==> flow/design.v <==
module cl_builder
#(
    parameter DATA_WIDTH = 32,
    parameter DATA_PER_CL = 16,
    parameter CL_WIDTH = 512,
    parameter EVICTION_POLICY = "ALL_ZEROS"  
)
(
    input logic clk,
    input logic reset,
    input logic evict,
    input logic data_wr,
    input logic [DATA_WIDTH - 1 : 0 ] data_in,
    output logic out_cl_valid,
    output logic [CL_WIDTH - 1 : 0 ] out_cl
);
    logic                       build_data_valid    [DATA_PER_CL];
    logic [DATA_WIDTH - 1 : 0 ] build_cl            [DATA_PER_CL];
    logic [DATA_PER_CL - 1 : 0][DATA_WIDTH - 1 : 0 ] out_cl_elements;
    logic build_cl_full;
    assign build_cl_full = build_data_valid[DATA_PER_CL-1];
    assign out_cl = out_cl_elements;
    always_ff @(posedge clk) begin
        out_cl_valid <= build_cl_full || evict;
        if (data_wr) begin
            build_cl[0]         <= data_in;
            build_data_valid[0] <= 1;
        end
        else if (build_cl_full || evict || reset) begin
            build_data_valid[0] <= 0;
        end
        for (int i = 1; i < DATA_PER_CL; i++) begin
            if (build_cl_full || evict || reset) begin
                build_data_valid[i] <= 0;
            end
            else if (data_wr) begin
                build_data_valid[i] <= build_data_valid[i-1];
            end
            if (data_wr) begin
                build_cl[i] <= build_cl[i-1];
            end
        end
        for (int i = 0; i < DATA_PER_CL; i++) begin
            if (build_data_valid[i]) begin
                out_cl_elements[i] <= build_cl[i];
            end
            else begin
                if (EVICTION_POLICY == "ALL_ZEROS") begin
                    out_cl_elements[i] <= '0;
                end
                else if (EVICTION_POLICY == "ALL_ONES") begin
                    out_cl_elements[i] <= '1;
                end
            end
        end
    end
endmodule
module cl_fifo
#(
    parameter DATA_WIDTH = 512,
    parameter DEPTH = 8,
    parameter COUNT_WIDTH = 3,
    parameter ALM_FULL_DIFF = 4
)
(
    input  logic                      clock,
    input  logic                      sclr,
    input  logic                      wrreq,
    input  logic                      rdreq,
    input  logic [DATA_WIDTH - 1 : 0] data,
    output logic                      empty,
    output logic                      full,
    output logic                      almost_full,
    output logic [DATA_WIDTH - 1 : 0] q
);
    localparam ALM_FULL_VALUE = DEPTH - ALM_FULL_DIFF;
    logic [DATA_WIDTH - 1 : 0] mem [DEPTH];
    logic [COUNT_WIDTH - 1 : 0] wr_ptr;
    logic [COUNT_WIDTH - 1 : 0] rd_ptr;
    logic [COUNT_WIDTH : 0]     count;
    logic do_wr;
    logic do_rd;
    assign empty       = (count == 0);
    assign full        = (count == DEPTH);
    assign almost_full = (count >= ALM_FULL_VALUE);
    assign q           = mem[rd_ptr];
    assign do_wr = wrreq && !full;
    assign do_rd = rdreq && !empty;
    always_ff @(posedge clock) begin
        if (do_wr) begin
            mem[wr_ptr] <= data;
        end
    end
    always_ff @(posedge clock) begin
        if (sclr) begin
            wr_ptr <= '0;
            rd_ptr <= '0;
            count  <= '0;
        end
        else begin
            if (do_wr) begin
                wr_ptr <= (wr_ptr == DEPTH - 1) ? '0 : wr_ptr + 1'b1;
            end
            if (do_rd) begin
                rd_ptr <= (rd_ptr == DEPTH - 1) ? '0 : rd_ptr + 1'b1;
            end
            count <= count + do_wr - do_rd;
        end
    end
endmodule
module buffered_cl_builder
#(
    parameter DATA_WIDTH = 32,
    parameter DATA_PER_CL = 16,
    parameter CL_WIDTH = 512,
    parameter EVICTION_POLICY = "ALL_ZEROS",  
    parameter BUFFER_DEPTH = 8,  
    parameter ALM_FULL_DIFF = 4  
)
(
    input logic clk,
    input logic reset,
    input logic evict,
    input logic data_wr,
    input logic [DATA_WIDTH - 1 : 0 ] data_in,
    input logic cl_rd,
    output logic alm_full,
    output logic out_cl_valid,
    output logic [CL_WIDTH - 1 : 0 ] out_cl
);
    logic clb_out_cl_valid;
    logic [CL_WIDTH - 1 : 0 ] clb_out_cl;
    logic                      fifo_wr_en;
    logic [CL_WIDTH - 1 : 0 ]  fifo_data_in;
    logic                      fifo_empty;
    logic                      fifo_full;
    logic                      fifo_alm_full;
    logic [CL_WIDTH - 1 : 0 ]  fifo_data_out;
    assign out_cl_valid = ~fifo_empty;
    assign out_cl       = fifo_data_out;
    assign alm_full     = fifo_alm_full;
    always_ff @(posedge clk) begin
        fifo_wr_en   <= clb_out_cl_valid;
        fifo_data_in <= clb_out_cl;
    end
    cl_builder #(
        .DATA_WIDTH(DATA_WIDTH),
        .DATA_PER_CL(DATA_PER_CL),
        .CL_WIDTH(CL_WIDTH),
        .EVICTION_POLICY(EVICTION_POLICY)
    ) cl_builder_internal_mod (
        .clk(clk),
        .reset(reset),
        .evict(evict),
        .data_wr(data_wr),
        .data_in(data_in),
        .out_cl_valid(clb_out_cl_valid),
        .out_cl(clb_out_cl)
    );
    cl_fifo #(
        .DATA_WIDTH(CL_WIDTH),
        .DEPTH(BUFFER_DEPTH),
        .COUNT_WIDTH($clog2(BUFFER_DEPTH)),
        .ALM_FULL_DIFF(ALM_FULL_DIFF)
    ) buffer_fifo_mod (
        .clock(clk),
        .sclr(reset),
        .wrreq(fifo_wr_en),
        .rdreq(cl_rd),
        .data(fifo_data_in),
        .empty(fifo_empty),
        .full(fifo_full),
        .almost_full(fifo_alm_full),
        .q(fifo_data_out)
    );
endmodule
# Step by step through the tools: buffered_cl_builder
# The steps from the RTL of buffered_cl_builder to its reports follow in flow order.
# Lines are those of the file above, counted from 1.
# Cell names lack the library's common part.
setup:
  design: "buffered_cl_builder"
  clock: "clk"
  library: "sky130hd"
  lib_corner: "tt_025C_1v80"

# After elaboration
# Yosys after proc, flatten, opt, wreduce and memory -nomap, before mapping. Print and check cells are not counted. Equal cells are merged and count once.
# Memory sizes are those after Yosys's memory passes, which may raise the word count (mostly to a power of two), join words into wider ones and drop unused or constant bits.
bits:
  ff_bits: 1564
  latchBits: 0
  mem_bits_rw: 4096
  rom_bits: 0
  clocked_rd_ports_x_width: 512
  n_memories: 1
  input_bits: 37
op_classes:
  addsub: 4
  n_mul: 0
  n_div: 0
  n_cmp: 1
  equal: 3
  shift: 0
  n_mux: 7
  bitwise: 1
  n_reduce_logical: 7
mem_list:
  columns: ["memory", "size", "word_bits", "read_ports", "wr", "line", "text"]
  rows:
  - ["buffer_fifo_mod.mem", 8, 512, 1, 1, 77, "logic [DATA_WIDTH - 1 : 0] mem [DEPTH];"]
op_table:
  columns: ["operator", "count"]
  rows:
  - ["2-to-1 mux 512 bit", 1]
  - ["2-to-1 mux 3 bit", 5]
  - ["adder 3 x 1 -> 3 bit with constant B", 2]
  - ["== test 3 bit with constant B", 2]
  - ["adder 4 x 1 -> 4 bit", 1]
  - ["subtractor 4 x 1 -> 4 bit", 1]
  - ["greater-or-equal comparator 4 x 3 -> 1 bit with constant B", 1]
  - ["== test 4 bit with constant B", 1]
  - ["zero test 4 bit", 1]
  - ["logical AND 1 bit", 2]
  - ["logical OR 1 bit", 2]
  - ["zero test 1 bit", 2]
  - ["inverter 1 bit", 1]
  - ["2-to-1 mux 1 bit", 1]

# Longest topological paths
# Depth = most cells in a row (Yosys ltp): at word level without a register or memory, in the mapped netlist without a sequential cell, where the memories' decode and read muxes count.
depth:
  depth_word: 5
  abc_area: 0
  mapped_depth: 11

# Mapped cells and area
# The flow's flattened synthesis, as Yosys stat reports it; memories are mapped. The netlist is that of the ABC_AREA named above (0 if unset); the other value can give another one.
by_type:
  columns: ["type", "count"]
  rows:
  - ["edfxtp_1", 4608]
  - ["mux4_2", 1024]
  - ["dfxtp_1", 1055]
  - ["mux2_2", 512]
  - ["and2_1", 513]
  - ["clkbuf_1", 192]
  - ["buf_2", 105]
  - ["buf_6", 41]
  - ["mux2i_1", 18]
  - ["ha_1", 10]
  - ["nor2_1", 19]
  - ["nand2b_1", 8]
  - ["inv_1", 10]
  - ["a21oi_1", 5]
  - ["nand3_1", 5]
  - ["nor3_1", 5]
  - ["o21ai_0", 5]
  - ["fa_1", 1]
# Not listed: further types 12, cells in them 17.
synth_totals:
  mapped_cells: 8153
  yosys_area_um2: 193932.2
  ff_cells: 5663
  buffers: 339
# The figures by module come from a second, unflattened synthesis with its own total; it is not the netlist above.
unflattened:
  hier_cells: 8149
  hier_area_um2: 193899.7
# Each row is one instance without its submodules.
modules:
  columns: ["mod", "instances", "n_cells", "area_um2"]
  rows:
  - ["cl_fifo", 1, 5997, 154025.2]
  - ["cl_builder", 1, 1638, 29600.9]
  - ["buffered_cl_builder", 1, 514, 10273.6]

# Path before layout
# Path of least setup slack by OpenSTA after synthesis, without wires, with an ideal clock, recovery checks aside; 20% of the period is set as input and as output delay. Where synthesis merged equal registers, the netlist keeps one of their names.
synth_timing:
  path_kind: "register to register"
  from: "register buffer_fifo_mod.wr_ptr[2]"
  to: "memory buffer_fifo_mod.mem[0][0]"
  clock_period_ns: 6.0
  arrival_ns: 48.874
  required_ns: 3.361
  slack_ns: -45.513
  path_delay_ns: 51.513
  path_stages: 2
  path_buffers: 0
  period_less_setup_slack_ns: 51.513
# "path_delay_ns" is the arrival time less input delay plus setup time.
# "path_stages": output pins that drive a net of the path, with the launching flip-flop's if there is one; two outputs of one cell count as two.
# "period_less_setup_slack_ns" = period - worst setup slack (recovery checks aside). The figure is calculated, with input and output delays left at 20% of the set period.
# The rows between start and end are the longest chain of elaborated cells between them; the timing report does not say that the signal goes this way. Where chains are equally long, one stands for them.
# A line is the first line of the expression or statement that the cell stems from. Yosys adds cells for indexed reads and writes and turns some case tables into memories.
synth_via:
  cell_sequence: "dfxtp_1 > nor4_1"
  elab_chain_len: 1
synth_lines:
  columns: ["item", "line", "text"]
  rows:
  - ["start, declared", 78, "logic [COUNT_WIDTH - 1 : 0] wr_ptr;"]
  - ["start, assigned", 96, "wr_ptr <= '0;"]
  - ["start, assigned", 102, "wr_ptr <= (wr_ptr == DEPTH - 1) ? '0 : wr_ptr + 1'b1;"]
  - ["2-to-1 mux 3 bit", 90, "if (do_wr) begin"]
  - ["end, declared", 77, "logic [DATA_WIDTH - 1 : 0] mem [DEPTH];"]

# Path in the finished layout
# From the final timing report of run 1: the path of least setup slack in the routed layout; clock arrival at registers is part of the times.
layout_timing:
  path_kind: "register to output"
  from: "register (no name shown)"
  to: "output port out_cl[351]"
  clock_period_ns: 6.0
  output_delay_ns: 1.20
  arrival_ns: 4.03
  required_ns: 4.80
  slack_ns: 0.77
  path_stages: 8
  path_buffers: 5
layout_via:
  cell_sequence: "dfxtp_4 > buf_12 > buf_12 > buf_12 > buf_4 > mux4_2 > mux2_2 > clkdlybuf4s50_1"
layout_lines:
  columns: ["item", "line", "text"]
  rows:
  - ["end, declared", 129, "output logic [CL_WIDTH - 1 : 0 ] out_cl"]
# Chain of elaborated cells between the ends: none given.

## Implementation results

Measured data: module buffered_cl_builder, platform sky130hd, 2 stored runs of the flow under differing settings, order arbitrary. Input and output delays are each 20% of the period that was set; the output load is 0.01 pF.
By "worst_path_ns" is meant the share of the clock period that the worst setup path is allowed (20% is reserved at inputs, 20% at outputs), minus its slack. Clock arrival times at its registers enter into it.
By "power_mw" is meant OpenSTA's value without simulated activity: inputs other than the clock are taken to toggle once in ten clock periods, and the tool carries that through the logic.

--- run 1 ---
==> flow/run.sh <==
#!/bin/bash
# the make line also repeats the synthesis and layout settings of config.mk as NAME=value (left out here)
make -C /OpenROAD-flow-scripts/flow DESIGN_CONFIG=/design/flow/config.mk WORK_HOME=/design/flow/orfs CLKGATE_MAP_FILE= finish
==> flow/config.mk <==
export PLATFORM = sky130hd
export DESIGN_NAME = buffered_cl_builder
export DESIGN_NICKNAME = buffered_cl_builder
export VERILOG_FILES = /design/flow/design.v
export SDC_FILE = /design/flow/constraint.sdc
export NUM_CORES = 4
export LEC_CHECK = 0
export CAP_MARGIN = 30
export CELL_PAD_IN_SITES_GLOBAL_PLACEMENT = 2
export CORE_MARGIN = 6
export CORE_UTILIZATION = 50
export CTS_CLUSTER_SIZE = 21
export GPL_ROUTABILITY_DRIVEN = 0
export HOLD_SLACK_MARGIN = 0.01
export PLACE_DENSITY_LB_ADDON = 0.02
export SLEW_MARGIN = 20
export SYNTH_MEMORY_MAX_BITS = 8192
==> flow/constraint.sdc <==
create_clock -name core_clock -period 6.0 [get_ports {clk}]
set_input_delay 1.2000 -clock core_clock [delete_from_list [all_inputs] [get_ports {clk}]]
set_output_delay 1.2000 -clock core_clock [all_outputs]
set_load 0.01 [all_outputs]

==> results, as YAML <==
results:
  yosys_chip_area_um2: 193932.2
  die_area_um2: 402952.0
  finish.utilization_frac: 0.588
  worst_setup_slack_ns: 0.775
  total_negative_slack_ns: 0.000
  power_mw: 94.493
  worst_path_ns: 4.03
  worstPathKind: "register to output"

--- run 2 ---
==> flow/run.sh <==
#!/bin/bash
# the make line also repeats the synthesis and layout settings of config.mk as NAME=value (left out here)
make -C /OpenROAD-flow-scripts/flow DESIGN_CONFIG=/design/flow/config.mk WORK_HOME=/design/flow/orfs CLKGATE_MAP_FILE= finish
==> flow/config.mk <==
export PLATFORM = sky130hd
export DESIGN_NAME = buffered_cl_builder
export DESIGN_NICKNAME = buffered_cl_builder
export VERILOG_FILES = /design/flow/design.v
export SDC_FILE = /design/flow/constraint.sdc
export NUM_CORES = 4
export LEC_CHECK = 0
export CAP_MARGIN = 20
export CORE_MARGIN = 2
export CORE_UTILIZATION = 50
export SLEW_MARGIN = 20
export SYNTH_MEMORY_MAX_BITS = 8192
==> flow/constraint.sdc <==
create_clock -name core_clock -period 6.0 [get_ports {clk}]
set_input_delay 1.2000 -clock core_clock [delete_from_list [all_inputs] [get_ports {clk}]]
set_output_delay 1.2000 -clock core_clock [all_outputs]
set_load 0.01 [all_outputs]

==> results, as YAML <==
results:
  yosys_chip_area_um2: 193932.2
  die_area_um2: 392859.0
  finish.utilization_frac: 0.586
  worst_setup_slack_ns: 0.613
  total_negative_slack_ns: 0.000
  power_mw: 93.581
  worst_path_ns: 4.19
  worstPathKind: "register to output"
